==> flow/design.v <==
`timescale 1ns/1ps
module MODULE_STATIC_PROCESS (
    input clk,
    input rst,
    input [3:0] state_info,
    input [11:0] read_from_aux,
    input [11:0] read_from_ram,
    output reg [11:0] write2aux,
    output reg [11:0] write2ram,
    output reg [9:0] write2aux_addr,
    output reg [9:0] read_from_aux_addr,
    output reg [18:0] write2ram_addr,
    output reg[18:0] read_from_ram_addr,
    output reg ena_write_ram,
    output done
);
reg [18:0] cnt;
reg done_;
assign done=done_;
reg [4:0] cnt_buffer;
reg [11:0] color_buffer;
reg [11:0] buffer;
reg [11:0] color_reduced;
reg [15:0] color_cnt_1;
reg [15:0] color_cnt_2;
reg [15:0] color_cnt_3;
reg [15:0] color_cnt_4;
reg [15:0] color_cnt_5;
reg [15:0] color_cnt_6;
reg [15:0] color_cnt_7;
reg [15:0] color_cnt_8;
reg [15:0] color_cnt_9;
reg [15:0] color_cnt_10;
reg [15:0] color_cnt_11;
reg [15:0] color_cnt_12;
reg [15:0] color_cnt_13;
reg [15:0] color_cnt_14;
reg [15:0] color_cnt_15;
reg [15:0] color_cnt_16;
reg is_read_done;
always @(posedge clk) 
begin
    if(!rst)
    begin
      cnt=0;
      done_=0;
      cnt_buffer=0;
      color_buffer=0;
      buffer=0;
      color_reduced=0;
      color_cnt_1=0;
      color_cnt_2=0;
      color_cnt_3=0;
      color_cnt_4=0;
      color_cnt_5=0;
      color_cnt_6=0;
      color_cnt_7=0;
      color_cnt_8=0;
      color_cnt_9=0;
      color_cnt_10=0;
      color_cnt_11=0;
      color_cnt_12=0;
      color_cnt_13=0;
      color_cnt_14=0;
      color_cnt_15=0;
      color_cnt_16=0;
      is_read_done=0;
      write2aux=0;
      write2ram=0;
      write2aux_addr=0;
      read_from_aux_addr=0;
      write2ram_addr=0;
      read_from_ram_addr=0;
      ena_write_ram=0;
    end
    else if(done_==0&&(state_info==4'b1000||state_info==4'b1001))
    begin
      if(cnt_buffer==4'b0000)
      begin
        if(state_info==4'b1000)
          color_buffer=(read_from_ram[11:8]*8'd30+read_from_ram[7:4]*8'd59+read_from_ram[3:0]*8'd11)*9/8'd100;
        else if(state_info==4'b1001)
          color_buffer=(read_from_ram[11:8]*8'd30+read_from_ram[7:4]*8'd59+read_from_ram[3:0]*8'd11)*8/8'd100;
        read_from_ram_addr=cnt-641;
        cnt_buffer=cnt_buffer+1;
      end
      else if(cnt_buffer==4'b0001)  
      begin
        if(cnt%640==0||cnt<640)
            color_buffer=color_buffer-0;
        else
        begin
          color_reduced=(read_from_ram[11:8]*8'd30+read_from_ram[7:4]*8'd59+read_from_ram[3:0]*8'd11)/8'd100;
          if(color_buffer<color_reduced)
            color_buffer=0;
          else
            color_buffer=color_buffer-color_reduced;
        end
        read_from_ram_addr=cnt-640;
        cnt_buffer=cnt_buffer+1;
      end
      else if(cnt_buffer==4'b0010)  
      begin
        if(cnt<640)
            color_buffer=color_buffer-0;
        else
        begin
          color_reduced=(read_from_ram[11:8]*8'd30+read_from_ram[7:4]*8'd59+read_from_ram[3:0]*8'd11)/8'd100;
          if(color_buffer<color_reduced)
            color_buffer=0;
          else
            color_buffer=color_buffer-color_reduced;
        end
        read_from_ram_addr=cnt-639;
        cnt_buffer=cnt_buffer+1;
      end
      else if(cnt_buffer==4'b0011)  
      begin
        if(cnt<640||(cnt-639)%640==0)
            color_buffer=color_buffer-0;
        else
        begin
          color_reduced=(read_from_ram[11:8]*8'd30+read_from_ram[7:4]*8'd59+read_from_ram[3:0]*8'd11)/8'd100;
          if(color_buffer<color_reduced)
            color_buffer=0;
          else
            color_buffer=color_buffer-color_reduced;
        end
        read_from_ram_addr=cnt-1;
        cnt_buffer=cnt_buffer+1;
      end
      else if(cnt_buffer==4'b0100)  
      begin
        if(cnt%640==0)
            color_buffer=color_buffer-0;
        else
        begin
        color_reduced=(read_from_ram[11:8]*8'd30+read_from_ram[7:4]*8'd59+read_from_ram[3:0]*8'd11)/8'd100;
          if(color_buffer<color_reduced)
            color_buffer=0;
          else
            color_buffer=color_buffer-color_reduced;
        end
        read_from_ram_addr=cnt+1;
        cnt_buffer=cnt_buffer+1;
      end
      else if(cnt_buffer==4'b0101)  
      begin
        if(cnt>=639&&(cnt-639)%640==0)
          color_buffer=color_buffer-0;
        else 
        begin
          color_reduced=(read_from_ram[11:8]*8'd30+read_from_ram[7:4]*8'd59+read_from_ram[3:0]*8'd11)/8'd100;
          if(color_buffer<color_reduced)
            color_buffer=0;
          else
            color_buffer=color_buffer-color_reduced;
        end
        read_from_ram_addr=cnt+640-1;
        cnt_buffer=cnt_buffer+1;
      end
      else if(cnt_buffer==4'b0110)  
      begin
        if(cnt%640==0||cnt>640*479)
            color_buffer=color_buffer-0;
        else 
        begin
          color_reduced=(read_from_ram[11:8]*8'd30+read_from_ram[7:4]*8'd59+read_from_ram[3:0]*8'd11)/8'd100;
          if(color_buffer<color_reduced)
            color_buffer=0;
          else
            color_buffer=color_buffer-color_reduced;
        end
        read_from_ram_addr=cnt+640;
        cnt_buffer=cnt_buffer+1;
      end
      else if(cnt_buffer==4'b0111) 
      begin
        if(cnt>640*479)
            color_buffer=color_buffer-0;
        else
        begin
          color_reduced=(read_from_ram[11:8]*8'd30+read_from_ram[7:4]*8'd59+read_from_ram[3:0]*8'd11)/8'd100;
          if(color_buffer<color_reduced)
            color_buffer=0;
          else
            color_buffer=color_buffer-color_reduced;
        end
        read_from_aux_addr=(cnt-1)%640;  
        read_from_ram_addr=cnt+640+1;
        cnt_buffer=cnt_buffer+1;
      end
      else if(cnt_buffer==4'b1000)   
      begin
        if(cnt>640*479||(cnt>=630&&(cnt-639)%640==0))
            color_buffer=color_buffer-0;
        else
        begin
          color_reduced=(read_from_ram[11:8]*8'd30+read_from_ram[7:4]*8'd59+read_from_ram[3:0]*8'd11)/8'd100;
          if(color_buffer<color_reduced)
            color_buffer=0;
          else
            color_buffer=color_buffer-color_reduced;
        end
        color_buffer={color_buffer[3:0],color_buffer[3:0],color_buffer[3:0]};
        cnt=cnt+1;
        ena_write_ram=1;
        read_from_ram_addr=cnt; 
        cnt_buffer=0;
        write2ram_addr=cnt-640-2;
        read_from_aux_addr=(cnt-2)%640;
        write2ram=read_from_aux;   
        write2aux_addr=(cnt-2)%640;
        write2aux=buffer;
        buffer=color_buffer;
        if(cnt==640*480)
        begin
            done_=1;
            ena_write_ram=0;
            cnt=0;
            cnt_buffer=0;
        end
      end
    end
    else if(done_==0&& state_info==4'b1010)
    begin
          if(cnt_buffer==4'b0000)
          begin
            color_buffer=(read_from_ram[11:8]*8'd30+read_from_ram[7:4]*8'd59+read_from_ram[3:0]*8'd11)*4/8'd100;
            read_from_ram_addr=cnt-641;
            cnt_buffer=cnt_buffer+1;
          end
          else if(cnt_buffer==4'b0001)  
          begin
            if(cnt%640==0||cnt<640)
                color_buffer=color_buffer+0;
            else
            begin
              color_reduced=(read_from_ram[11:8]*8'd30+read_from_ram[7:4]*8'd59+read_from_ram[3:0]*8'd11)/8'd100;
              color_buffer=color_buffer+color_reduced;
            end
            read_from_ram_addr=cnt-640;
            cnt_buffer=cnt_buffer+1;
          end
          else if(cnt_buffer==4'b0010)  
          begin
            if(cnt<640)
                color_buffer=color_buffer-0;
            else
            begin
              color_reduced=(read_from_ram[11:8]*8'd30+read_from_ram[7:4]*8'd59+read_from_ram[3:0]*8'd11)*2/8'd100;
              color_buffer=color_buffer+color_reduced;
            end
            read_from_ram_addr=cnt-639;
            cnt_buffer=cnt_buffer+1;
          end
          else if(cnt_buffer==4'b0011)  
          begin
            if(cnt<640||(cnt-639)%640==0)
                color_buffer=color_buffer-0;
            else
            begin
              color_reduced=(read_from_ram[11:8]*8'd30+read_from_ram[7:4]*8'd59+read_from_ram[3:0]*8'd11)/8'd100;
              color_buffer=color_buffer+color_reduced;
            end
            read_from_ram_addr=cnt-1;
            cnt_buffer=cnt_buffer+1;
          end
          else if(cnt_buffer==4'b0100)  
          begin
            if(cnt%640==0)
                color_buffer=color_buffer-0;
            else
            begin
              color_reduced=(read_from_ram[11:8]*8'd30+read_from_ram[7:4]*8'd59+read_from_ram[3:0]*8'd11)*2/8'd100;
              color_buffer=color_buffer+color_reduced;
            end
            read_from_ram_addr=cnt+1;
            cnt_buffer=cnt_buffer+1;
          end
          else if(cnt_buffer==4'b0101)  
          begin
            if(cnt>=639&&(cnt-639)%640==0)
              color_buffer=color_buffer-0;
            else 
            begin
              color_reduced=(read_from_ram[11:8]*8'd30+read_from_ram[7:4]*8'd59+read_from_ram[3:0]*8'd11)*2/8'd100;
              color_buffer=color_buffer+color_reduced;
            end
            read_from_ram_addr=cnt+640-1;
            cnt_buffer=cnt_buffer+1;
          end
          else if(cnt_buffer==4'b0110)  
          begin
            if(cnt%640==0||cnt>640*479)
                color_buffer=color_buffer-0;
            else 
            begin
              color_reduced=(read_from_ram[11:8]*8'd30+read_from_ram[7:4]*8'd59+read_from_ram[3:0]*8'd11)/8'd100;
              color_buffer=color_buffer+color_reduced;
            end
            read_from_ram_addr=cnt+640;
            cnt_buffer=cnt_buffer+1;
          end
          else if(cnt_buffer==4'b0111) 
          begin
            if(cnt>640*479)
                color_buffer=color_buffer-0;
            else
            begin
              color_reduced=(read_from_ram[11:8]*8'd30+read_from_ram[7:4]*8'd59+read_from_ram[3:0]*8'd11)*2/8'd100;
              color_buffer=color_buffer+color_reduced;
            end
            read_from_aux_addr=(cnt-1)%640;  
            read_from_ram_addr=cnt+640+1;
            cnt_buffer=cnt_buffer+1;
          end
          else if(cnt_buffer==4'b1000)   
          begin
            if(cnt>640*479||(cnt>=630&&(cnt-639)%640==0))
                color_buffer=color_buffer-0;
            else
            begin
              color_reduced=(read_from_ram[11:8]*8'd30+read_from_ram[7:4]*8'd59+read_from_ram[3:0]*8'd11)/8'd100;
              color_buffer=color_buffer+color_reduced;
            end
            color_buffer=color_buffer/16;
            color_buffer={color_buffer[3:0],color_buffer[3:0],color_buffer[3:0]};
            cnt=cnt+1;
            ena_write_ram=1;
            read_from_ram_addr=cnt;  
            cnt_buffer=0;
            write2ram_addr=cnt-640-2; 
            read_from_aux_addr=(cnt-2)%640;
            write2ram=read_from_aux;   
            write2aux_addr=(cnt-2)%640;
            write2aux=buffer;
            buffer=color_buffer;
            if(cnt==640*480)
            begin
                done_=1;
                ena_write_ram=0;
                    cnt=0;
                cnt_buffer=0;
            end
          end
    end
    else if(done_==0&& state_info==4'b1011)
    begin
          if(cnt_buffer==4'b0000)
          begin
            color_buffer=12'b000000000111;
            read_from_ram_addr=cnt-641;
            cnt_buffer=cnt_buffer+1;
          end
          else if(cnt_buffer==4'b0001)  
          begin
            if(cnt%640==0||cnt<640)
                color_buffer=color_buffer+0;
            else
            begin
              color_reduced=(read_from_ram[11:8]*8'd30+read_from_ram[7:4]*8'd59+read_from_ram[3:0]*8'd11)/8'd100;
              color_buffer=color_buffer+color_reduced;
            end
            read_from_ram_addr=cnt-640;
            cnt_buffer=cnt_buffer+1;
          end
          else if(cnt_buffer==4'b0010)  
          begin
            color_buffer=color_buffer-0;
            read_from_ram_addr=cnt-639;
            cnt_buffer=cnt_buffer+1;
          end
          else if(cnt_buffer==4'b0011)  
          begin
            color_buffer=color_buffer-0;
            read_from_ram_addr=cnt-1;
            cnt_buffer=cnt_buffer+1;
          end
          else if(cnt_buffer==4'b0100)  
          begin
            color_buffer=color_buffer-0;
            read_from_ram_addr=cnt+1;
            cnt_buffer=cnt_buffer+1;
          end
          else if(cnt_buffer==4'b0101)  
          begin
            color_buffer=color_buffer-0;
            read_from_ram_addr=cnt+640-1;
            cnt_buffer=cnt_buffer+1;
          end
          else if(cnt_buffer==4'b0110)  
          begin
            color_buffer=color_buffer-0;
            read_from_ram_addr=cnt+640;
            cnt_buffer=cnt_buffer+1;
          end
          else if(cnt_buffer==4'b0111) 
          begin
            color_buffer=color_buffer-0;
            read_from_aux_addr=(cnt-1)%640;  
            read_from_ram_addr=cnt+640+1;
            cnt_buffer=cnt_buffer+1;
          end
          else if(cnt_buffer==4'b1000)   
          begin
            if(cnt>640*479||(cnt>=630&&(cnt-639)%640==0))
                color_buffer=color_buffer-0;
            else
            begin
              color_reduced=(read_from_ram[11:8]*8'd30+read_from_ram[7:4]*8'd59+read_from_ram[3:0]*8'd11)/8'd100;
              if(color_buffer>color_reduced)
                color_buffer=color_buffer-color_reduced;
              else
                color_buffer=0;
            end
            color_buffer={color_buffer[3:0],color_buffer[3:0],color_buffer[3:0]};
            cnt=cnt+1;
            ena_write_ram=1;
            read_from_ram_addr=cnt;  
            cnt_buffer=0;
            write2ram_addr=cnt-640-2; 
            read_from_aux_addr=(cnt-2)%640;
            write2ram=read_from_aux;   
            write2aux_addr=(cnt-2)%640;
            write2aux=buffer;
            buffer=color_buffer;
            if(cnt==640*480)
            begin
                done_=1;
                ena_write_ram=0;
                    cnt=0;
                cnt_buffer=0;
            end
          end
    end
    else if(done_==1'b1&&state_info<4'b1000)
    begin
      done_=1'b0;
      read_from_aux_addr=0;
      read_from_ram_addr=0;
      cnt=0;
      color_cnt_1=0;
      color_cnt_2=0;
      color_cnt_3=0;
      color_cnt_4=0;
      color_cnt_5=0;
      color_cnt_6=0;
      color_cnt_7=0;
      color_cnt_8=0;
      color_cnt_9=0;
      color_cnt_10=0;
      color_cnt_11=0;
      color_cnt_12=0;
      color_cnt_13=0;
      color_cnt_14=0;
      color_cnt_15=0;
      color_cnt_16=0;
      is_read_done=0;
    end
    else if(done_==1'b0 && state_info==4'b1100)
    begin
      if(cnt==480*640&&is_read_done==0)
      begin
        is_read_done=1;
        cnt=0;
      end
      if(is_read_done==0&&cnt<480*640)
      begin
        read_from_ram_addr=cnt;
        color_reduced=(read_from_ram[11:8]*8'd30+read_from_ram[7:4]*8'd59+read_from_ram[3:0]*8'd11)/8'd100;
        if(color_reduced[3:0]==4'b0000)
          color_cnt_1=color_cnt_1+1;
        else if(color_reduced[3:0]==4'b0001)
          color_cnt_2=color_cnt_2+1;
        else if(color_reduced[3:0]==4'b0010)
          color_cnt_3=color_cnt_3+1;
        else if(color_reduced[3:0]==4'b0011)
          color_cnt_4=color_cnt_4+1;
        else if(color_reduced[3:0]==4'b0100)
          color_cnt_5=color_cnt_5+1;
        else if(color_reduced[3:0]==4'b0101)
          color_cnt_6=color_cnt_6+1;
        else if(color_reduced[3:0]==4'b0110)
          color_cnt_7=color_cnt_7+1;
        else if(color_reduced[3:0]==4'b0111)
          color_cnt_8=color_cnt_8+1;
        else if(color_reduced[3:0]==4'b1000)
          color_cnt_9=color_cnt_9+1;
        else if(color_reduced[3:0]==4'b1001)
          color_cnt_10=color_cnt_10+1;
        else if(color_reduced[3:0]==4'b1010)
          color_cnt_11=color_cnt_11+1;
        else if(color_reduced[3:0]==4'b1011)
          color_cnt_12=color_cnt_12+1;
        else if(color_reduced[3:0]==4'b1100)
          color_cnt_13=color_cnt_13+1;
        else if(color_reduced[3:0]==4'b1101)
          color_cnt_14=color_cnt_14+1;
        else if(color_reduced[3:0]==4'b1110)
          color_cnt_15=color_cnt_15+1;
        else if(color_reduced[3:0]==4'b1111)
          color_cnt_16=color_cnt_16+1;
        cnt=cnt+1;
      end
      else if(is_read_done==1&&done_==0)
      begin
        if(cnt==640*480)
        begin
          done_=1;
          ena_write_ram=0;
        end
        else
        begin
          ena_write_ram=1;
          write2ram_addr=cnt;
          if(cnt%640<40)  
          begin
            if((480-(cnt/640))<color_cnt_1/160)
              write2ram=12'hFFD;
            else
              write2ram=12'b000000000000;
          end
          else if(cnt%640<80)
          begin
            if((480-(cnt/640))<color_cnt_2/160)
              write2ram=12'hFF0;
            else
              write2ram=12'b000000000000;
          end
          else if(cnt%640<120)
          begin
            if((480-(cnt/640))<color_cnt_3/160)
              write2ram=12'hFFF;
            else
              write2ram=12'b000000000000;
          end
          else if(cnt%640<160)
          begin
            if((480-(cnt/640))<color_cnt_4/160)
              write2ram=12'h0f0;
            else
              write2ram=12'b000000000000;
          end
          else if(cnt%640<200)
          begin
            if((480-(cnt/640))<color_cnt_5/160)
              write2ram=12'hFFE;
            else
              write2ram=12'b000000000000;
          end
          else if(cnt%640<240)
          begin
            if((480-(cnt/640))<color_cnt_6/160)
              write2ram=12'hCFC;
            else
              write2ram=12'b000000000000;
          end
          else if(cnt%640<280)
          begin
            if((480-(cnt/640))<color_cnt_7/160)
              write2ram=12'hfed;
            else
              write2ram=12'b000000000000;
          end
          else if(cnt%640<320)
          begin
            if((480-(cnt/640))<color_cnt_8/160)
              write2ram=12'h9ff;
            else
              write2ram=12'b000000000000;
          end
          else if(cnt%640<360)
          begin
            if((480-(cnt/640))<color_cnt_9/160)
              write2ram=12'hfdb;
            else
              write2ram=12'b000000000000;
          end
          else if(cnt%640<400)
          begin
            if((480-(cnt/640))<color_cnt_10/160)
              write2ram=12'hbff;
            else
              write2ram=12'b000000000000;
          end
          else if(cnt%640<440)
          begin
            if((480-(cnt/640))<color_cnt_11/160)
              write2ram=12'hfeb;
            else
              write2ram=12'b000000000000;
          end
          else if(cnt%640<480)
          begin
            if((480-(cnt/640))<color_cnt_12/160)
              write2ram=12'h8cf;
            else
              write2ram=12'b000000000000;
          end
          else if(cnt%640<520)
          begin
            if((480-(cnt/640))<color_cnt_13/160)
              write2ram=12'heef;
            else
              write2ram=12'b000000000000;
          end
          else if(cnt%640<560)
          begin
            if((480-(cnt/640))<color_cnt_14/160)
              write2ram=12'h9f9;
            else
              write2ram=12'b000000000000;
          end
          else if(cnt%640<600)
          begin
            if((480-(cnt/640))<color_cnt_15/160)
              write2ram=12'hfee;
            else
              write2ram=12'b000000000000;
          end
          else if(cnt%640<640)
          begin
            if((480-(cnt/640))<color_cnt_16/160)
              write2ram=12'hfcc;
            else
              write2ram=12'b000000000000;
          end
          cnt=cnt+1;
        end
      end
    end
end
endmodule  
# Step by step through the tools: MODULE_STATIC_PROCESS
# Tool output for the design above before and after an edit, in the order of the flow.
# "orig" refers to lines of the RTL above, "edited" to lines of the edited file.
# "diff": "edited" minus "orig" as printed here. "rel_change_pct": 100 x difference / "orig".
# Operators carry their Yosys type and port widths (W data, S select, Z words).
# Cell names lack the library's common part.
# A cell with -- has no value.
# setup
top_module	MODULE_STATIC_PROCESS
clk_port	clk
lib	sky130hd
corner	tt_025C_1v80

# Diff
# The edit as a unified diff against the file above.
# The edit is scripted: it alters the design's behaviour and was not made to optimise anything.
# begin of diff
@@ -7,5 +7,5 @@
     input [11:0] read_from_ram,
     output reg [11:0] write2aux,
-    output reg [11:0] write2ram,
+    output reg [11:0] write2ram_pad,
     output reg [9:0] write2aux_addr,
     output reg [9:0] read_from_aux_addr,
@@ -15,4 +15,6 @@
     output done
 );
+reg [11:0] write2ram;
+always @(posedge clk) write2ram_pad <= write2ram;
 reg [18:0] cnt;
 reg done_;
# end of diff

# Word level
# Counts by Yosys on the flattened word-level netlist (proc, flatten, opt, wreduce; memories kept). Register bits leave out memories and registers merged into their read ports (data or address). Print and check cells are left out.
# bits
element	orig	edited	diff	rel_change_pct
register_bits	389	401	12	3.08
input_bits	30	30	0	0.00
word_cells	768	769	1	0.13
# op_classes
element	orig	edited	diff	rel_change_pct
reduce_logical	70	70	0	0.00
mux	456	456	0	0.00
mul	7	7	0	0.00
addsub	37	37	0	0.00
div	27	27	0	0.00
bitwise	8	8	0	0.00
eq_ne	94	94	0	0.00
n_cmp	40	40	0	0.00
# ops
op	orig	edited	diff	rel_change_pct
$mux W16	184	184	0	0.00
$mux W12	128	128	0	0.00
$mux W19	57	57	0	0.00
$mux W1	45	45	0	0.00
$ne A2 B2 Y1 const B	35	35	0	0.00
$mux W10	25	25	0	0.00
$reduce_bool A2 Y1	18	18	0	0.00
$add A16 B1 Y16 const B	16	16	0	0.00
$div A16 B8 Y32 const B	16	16	0	0.00
$lt A32 B32 Y1	16	16	0	0.00
$eq A4 B4 Y1 const B	13	13	0	0.00
$mux W5	12	12	0	0.00
$logic_and A1 B1 Y1	10	10	0	0.00
$not A1 Y1	8	8	0	0.00
$lt A32 B9 Y1 const B	6	6	0	0.00
$ne A5 B2 Y1 const B	6	6	0	0.00
$logic_or A1 B1 Y1	5	5	0	0.00
$ne A4 B4 Y1 const B	5	5	0	0.00
$div A32 B7 Y32 const B	4	4	0	0.00
$eq A4 B3 Y1 const B	4	4	0	0.00
$eq A5 B3 Y1 const B	4	4	0	0.00
$lt A32 B10 Y1 const B	4	4	0	0.00
$mul A4 B4 Y8 const B	4	4	0	0.00
$reduce_bool A5 Y1	4	4	0	0.00
$add A19 B1 Y19 const B	3	3	0	0.00
$eq A19 B19 Y1 const B	3	3	0	0.00
$lt A32 B8 Y1 const B	3	3	0	0.00
$mod A32 B10 Y32 const B	3	3	0	0.00
# The list need not be complete.

# Depth
# Yosys ltp: most cells in a row. Word level: on the elaborated netlist, between registers, memories and ports. Mapped: between sequential cells and ports; inverters and the memories' decode and read muxes count.
# depth
element	orig	edited	diff	rel_change_pct
ltp_word	37	37	0	0.00
ABC_AREA	0	0	--	--
ltp_mapped	133	127	-6	-4.51
mapped_depth_nobuf	129	123	-6	-4.65

# Netlist
# Source: synth_stat.txt of the flow (Yosys; design flattened, memories mapped). It holds for the ABC_AREA given above (unset counts as 0); a run with the other value may have another netlist.
# synth_totals
element	orig	edited	diff	rel_change_pct
cell_count	5159	4940	-219	-4.25
seq_area_um2	7467.2	7707.4	240.2	3.22
area_um2	36578.8	35726.8	-852.0	-2.33
ff_cells	373	385	12	3.22
# types
cell	orig	edited	diff	rel_change_pct
o21ai_0	350	273	-77	-22.00
nand2_1	535	501	-34	-6.36
clkbuf_1	256	223	-33	-12.89
nand3_1	189	218	29	15.34
a21oi_1	372	346	-26	-6.99
or3_1	79	59	-20	-25.32
xor2_1	219	238	19	8.68
nor2_1	686	672	-14	-2.04
nor4_1	37	23	-14	-37.84
a21boi_0	16	2	-14	-87.50
mux2_2	7	21	14	200.00
nor2b_1	37	24	-13	-35.14
dfxtp_1	373	385	12	3.22
o211ai_1	78	68	-10	-12.82
and3_1	77	87	10	12.99
o311ai_0	6	16	10	166.67
xnor2_1	232	223	-9	-3.88
o221ai_1	37	28	-9	-24.32
# The list need not be complete.

# Timing after synthesis
# Path of least setup slack by OpenSTA after synthesis, without wires, with an ideal clock, recovery checks aside; 20% of the period is set as input and as output delay. Where synthesis merged equal registers, the netlist keeps one of their names.
# synth_path
element	orig	edited	diff	rel_change_pct
path_type	input-to-reg	input-to-reg	--	--
from	input read_from_ram[8]	input read_from_ram[8]	--	--
to	register color_buffer[11]	register color_buffer[10]	--	--
period_ns	29.0	29.0	0.0	0.00
path_buffers	5	4	-1	-20.00
setup_slack_ns	-0.754	-1.009	-0.255	--
input_delay_ns	5.800	5.800	0.000	0.00
setup_ns	0.065	0.128	0.063	--
t_arrival_ns	29.689	29.881	0.192	0.65
driving_pins	124	123	-1	-0.81
delay_ns	23.954	24.209	0.255	1.06
period_less_setup_slack_ns	29.754	30.009	0.255	0.86
# "delay_ns" is the arrival time less input delay plus setup time.
# "driving_pins": output pins that drive a net of the path, with the launching flip-flop's if there is one; two outputs of one cell count as two.
# "period_less_setup_slack_ns" = period - worst setup slack (recovery checks aside). The figure is calculated, with input and output delays left at 20% of the set period.
# Between the ends stands the longest chain of elaborated cells between them, by number of cells; it is not shown to be the way that was timed. Of several equally long chains one is given.
# Each line given opens the expression or statement behind the cell; cells for indexed reads and writes are added by Yosys, which also makes memories of some case tables.
# A register here has more assigning lines than the two given.
# synth_via_orig
cell_sequence	fa_1 -> fa_1 -> inv_1 -> fa_1 -> inv_1 -> ha_1 -> fa_1 -> fa_1 -> inv_1 -> fa_1 -> inv_1 -> ha_1 -> nor2b_1 -> o21ai_0 -> a21boi_0 -> o21ai_0 -> nand2b_1 -> a21o_1 -> [88 not listed] -> a21oi_1 -> o21bai_1 -> a21oi_1 -> o21bai_1 -> a21oi_1 -> o21bai_1 -> a21oi_1 -> o21bai_1 -> a21oi_1 -> xnor2_1 -> nor2_1 -> a21oi_1 -> o22ai_1 -> a211oi_1 -> o221ai_1 -> a21oi_1 -> mux2i_1 -> nor2_1
elab_chain_len	19
# synth_lines_orig
element	line	source
start, declared	7	input [11:0] read_from_ram,
$mul A4 B4 Y8	411	color_reduced=(read_from_ram[11:8]*8'd30+read_from_ram[7:4]*8'd59+read_from_ram[3:0]*8'd11)/8'd100;
$add A9 B10 Y11	411
$add A11 B8 Y12	411
$div A12 B7 Y12	411
$sub A12 B12 Y12	413	color_buffer=color_buffer-color_reduced;
$mux W4	412	if(color_buffer>color_reduced)
$mux W4	407	if(cnt>640*479||(cnt>=630&&(cnt-639)%640==0))
[5 not listed]	--
$mux W12	374	else if(cnt_buffer==4'b0011)
$mux W12	368	else if(cnt_buffer==4'b0010)
$mux W12	356	else if(cnt_buffer==4'b0001)
$mux W12	350	if(cnt_buffer==4'b0000)
$mux W12	348	else if(done_==0&& state_info==4'b1011)
$mux W12	225	else if(done_==0&& state_info==4'b1010)
$mux W12	76	else if(done_==0&&(state_info==4'b1000||state_info==4'b1001))
end, assigned	81	color_buffer=(read_from_ram[11:8]*8'd30+read_from_ram[7:4]*8'd59+read_from_ram[3:0]*8'd11)*9/8'd100;
end, assigned	83	color_buffer=(read_from_ram[11:8]*8'd30+read_from_ram[7:4]*8'd59+read_from_ram[3:0]*8'd11)*8/8'd100;
end, declared	21	reg [11:0] color_buffer;
# synth_via_edited
cell_sequence	fa_1 -> fa_1 -> inv_1 -> fa_1 -> inv_1 -> ha_1 -> fa_1 -> fa_1 -> inv_1 -> fa_1 -> inv_1 -> ha_1 -> a21oi_1 -> xnor2_1 -> clkinv_1 -> ha_1 -> ha_1 -> a21o_1 -> [87 not listed] -> ha_1 -> fa_1 -> a21o_1 -> a21oi_1 -> nor2b_1 -> o21ai_0 -> nand2b_1 -> a21o_1 -> a21oi_1 -> o21bai_1 -> a21oi_1 -> xnor2_1 -> a21oi_1 -> o221ai_1 -> a31oi_1 -> o22ai_1 -> mux2i_1 -> nor2_1
elab_chain_len	19
# synth_lines_edited
element	line	source
start, declared	7	input [11:0] read_from_ram,
$mul A4 B4 Y8	413	color_reduced=(read_from_ram[11:8]*8'd30+read_from_ram[7:4]*8'd59+read_from_ram[3:0]*8'd11)/8'd100;
$add A9 B10 Y11	413
$add A11 B8 Y12	413
$div A12 B7 Y12	413
$sub A12 B12 Y12	415	color_buffer=color_buffer-color_reduced;
$mux W4	414	if(color_buffer>color_reduced)
$mux W4	409	if(cnt>640*479||(cnt>=630&&(cnt-639)%640==0))
[5 not listed]	--
$mux W12	376	else if(cnt_buffer==4'b0011)
$mux W12	370	else if(cnt_buffer==4'b0010)
$mux W12	358	else if(cnt_buffer==4'b0001)
$mux W12	352	if(cnt_buffer==4'b0000)
$mux W12	350	else if(done_==0&& state_info==4'b1011)
$mux W12	227	else if(done_==0&& state_info==4'b1010)
$mux W12	78	else if(done_==0&&(state_info==4'b1000||state_info==4'b1001))
end, assigned	83	color_buffer=(read_from_ram[11:8]*8'd30+read_from_ram[7:4]*8'd59+read_from_ram[3:0]*8'd11)*9/8'd100;
end, assigned	85	color_buffer=(read_from_ram[11:8]*8'd30+read_from_ram[7:4]*8'd59+read_from_ram[3:0]*8'd11)*8/8'd100;
end, declared	23	reg [11:0] color_buffer;

# Timing after layout
# Path of least setup slack in the final report of each run of pair A (OpenROAD, finished layout, wires in). Where an end is a register, its clock arrival counts in the times.
# layout_path
element	orig	edited	diff	rel_change_pct
path_type	input-to-reg	input-to-reg	--	--
from	input read_from_ram[9]	input read_from_ram[8]	--	--
to	register color_buffer[11]	register color_buffer[11]	--	--
input_delay_ns	5.68	5.68	0.00	0.00
driving_pins	125	120	-5	-4.00
path_buffers	3	5	2	66.67
setup_slack_ns	1.03	1.03	0.00	--
setup_ns	0.07	0.07	0.00	--
period_ns	28.4	28.4	0.0	0.00
t_arrival_ns	27.92	27.92	0.00	0.00
# Between the ends stands the longest chain of elaborated cells between them, by number of cells; it is not shown to be the way that was timed. Of several equally long chains one is given.
# A register here has more assigning lines than the two given.
# layout_via_orig
cell_sequence	dlymetal6s2s_1 -> fa_1 -> fa_1 -> inv_1 -> fa_1 -> inv_1 -> ha_4 -> fa_1 -> fa_1 -> inv_1 -> fa_1 -> inv_1 -> ha_4 -> nor2b_1 -> o21ai_1 -> a21boi_1 -> o21ai_1 -> nand2b_1 -> [89 not listed] -> a21oi_2 -> o21bai_1 -> a21oi_2 -> o21bai_1 -> a21oi_2 -> o21bai_1 -> a21oi_2 -> o21bai_1 -> a21oi_1 -> xnor2_1 -> nor2_1 -> a21oi_1 -> o22ai_1 -> a211oi_1 -> o221ai_1 -> a21oi_1 -> mux2i_1 -> nor2_1
elab_chain_len	19
# layout_lines_orig
element	line	source
start, declared	7	input [11:0] read_from_ram,
$mul A4 B4 Y8	411	color_reduced=(read_from_ram[11:8]*8'd30+read_from_ram[7:4]*8'd59+read_from_ram[3:0]*8'd11)/8'd100;
$add A9 B10 Y11	411
$add A11 B8 Y12	411
$div A12 B7 Y12	411
$sub A12 B12 Y12	413	color_buffer=color_buffer-color_reduced;
$mux W4	412	if(color_buffer>color_reduced)
$mux W4	407	if(cnt>640*479||(cnt>=630&&(cnt-639)%640==0))
[5 not listed]	--
$mux W12	374	else if(cnt_buffer==4'b0011)
$mux W12	368	else if(cnt_buffer==4'b0010)
$mux W12	356	else if(cnt_buffer==4'b0001)
$mux W12	350	if(cnt_buffer==4'b0000)
$mux W12	348	else if(done_==0&& state_info==4'b1011)
$mux W12	225	else if(done_==0&& state_info==4'b1010)
$mux W12	76	else if(done_==0&&(state_info==4'b1000||state_info==4'b1001))
end, assigned	81	color_buffer=(read_from_ram[11:8]*8'd30+read_from_ram[7:4]*8'd59+read_from_ram[3:0]*8'd11)*9/8'd100;
end, assigned	83	color_buffer=(read_from_ram[11:8]*8'd30+read_from_ram[7:4]*8'd59+read_from_ram[3:0]*8'd11)*8/8'd100;
end, declared	21	reg [11:0] color_buffer;
# layout_via_edited
cell_sequence	dlymetal6s2s_1 -> fa_1 -> fa_1 -> inv_1 -> fa_1 -> inv_1 -> ha_1 -> fa_1 -> fa_1 -> inv_1 -> fa_1 -> inv_1 -> ha_4 -> a21oi_1 -> o21bai_1 -> xor2_1 -> ha_1 -> ha_4 -> [84 not listed] -> ha_2 -> a21o_1 -> a21oi_2 -> o21bai_1 -> a21oi_2 -> o21bai_1 -> a21oi_2 -> o21bai_1 -> a21oi_2 -> o21bai_1 -> a21oi_2 -> xnor2_1 -> nor2_1 -> a21oi_1 -> o22ai_1 -> a221oi_2 -> o221ai_1 -> a31oi_1
elab_chain_len	19
# layout_lines_edited
element	line	source
start, declared	7	input [11:0] read_from_ram,
$mul A4 B4 Y8	413	color_reduced=(read_from_ram[11:8]*8'd30+read_from_ram[7:4]*8'd59+read_from_ram[3:0]*8'd11)/8'd100;
$add A9 B10 Y11	413
$add A11 B8 Y12	413
$div A12 B7 Y12	413
$sub A12 B12 Y12	415	color_buffer=color_buffer-color_reduced;
$mux W4	414	if(color_buffer>color_reduced)
$mux W4	409	if(cnt>640*479||(cnt>=630&&(cnt-639)%640==0))
[5 not listed]	--
$mux W12	376	else if(cnt_buffer==4'b0011)
$mux W12	370	else if(cnt_buffer==4'b0010)
$mux W12	358	else if(cnt_buffer==4'b0001)
$mux W12	352	if(cnt_buffer==4'b0000)
$mux W12	350	else if(done_==0&& state_info==4'b1011)
$mux W12	227	else if(done_==0&& state_info==4'b1010)
$mux W12	78	else if(done_==0&&(state_info==4'b1000||state_info==4'b1001))
end, assigned	83	color_buffer=(read_from_ram[11:8]*8'd30+read_from_ram[7:4]*8'd59+read_from_ram[3:0]*8'd11)*9/8'd100;
end, assigned	85	color_buffer=(read_from_ram[11:8]*8'd30+read_from_ram[7:4]*8'd59+read_from_ram[3:0]*8'd11)*8/8'd100;
end, declared	23	reg [11:0] color_buffer;

# Flow runs
# Both versions went through the flow (Yosys, OpenROAD) with the same settings in each pair. Constraints: input delay and output delay 20% of the set period each, output load 0.01 pF.
# settings_pair_A
CORE_UTILIZATION	40
PLACE_DENSITY	0.6
period_ns	28.4
CAP_MARGIN	20
CORE_MARGIN	2
SLEW_MARGIN	20
# measured_pair_A
element	orig	edited	diff	rel_change_pct
design.die.area_um2	93881.0	91724.2	-2156.8	-2.30
setup_ws_ns	1.031	1.034	0.003	--
synthArea_um2	36578.8	35726.8	-852.0	-2.33
timing.achieved_period_ns	27.369	27.366	-0.003	-0.01
finalUtil_pct	46.9	46.6	-0.3	--
timing.hold.ws_ns	0.453	0.350	-0.103	--
tns_setup_ns	0.000	0.000	0.000	--
layout_stdcell_area_um2	42356.9	41258.3	-1098.6	-2.59
# settings_pair_B
CAP_MARGIN	30
CELL_PAD_IN_SITES_DETAIL_PLACEMENT	1
CORE_ASPECT_RATIO	1.34
CORE_UTILIZATION	30
GPL_TIMING_DRIVEN	0
PLACE_DENSITY_LB_ADDON	0.24
SETUP_SLACK_MARGIN	5.0
TNS_END_PERCENT	95
period_ns	33.6
CORE_MARGIN	2
SLEW_MARGIN	20
# measured_pair_B
element	orig	edited	diff	rel_change_pct
design.die.area_um2	124769.0	121896.0	-2873.0	-2.30
setup_ws_ns	3.674	3.646	-0.028	--
synthArea_um2	36578.8	35726.8	-852.0	-2.33
timing.achieved_period_ns	29.926	29.954	0.028	0.09
finalUtil_pct	36.8	37.1	0.3	--
timing.hold.ws_ns	0.458	0.352	-0.106	--
tns_setup_ns	0.000	0.000	0.000	--
layout_stdcell_area_um2	44689.1	43844.6	-844.5	-1.89
# "timing.achieved_period_ns" means the clock period less the worst setup slack. The figure is calculated, with input and output delays left at 20% of the set period.
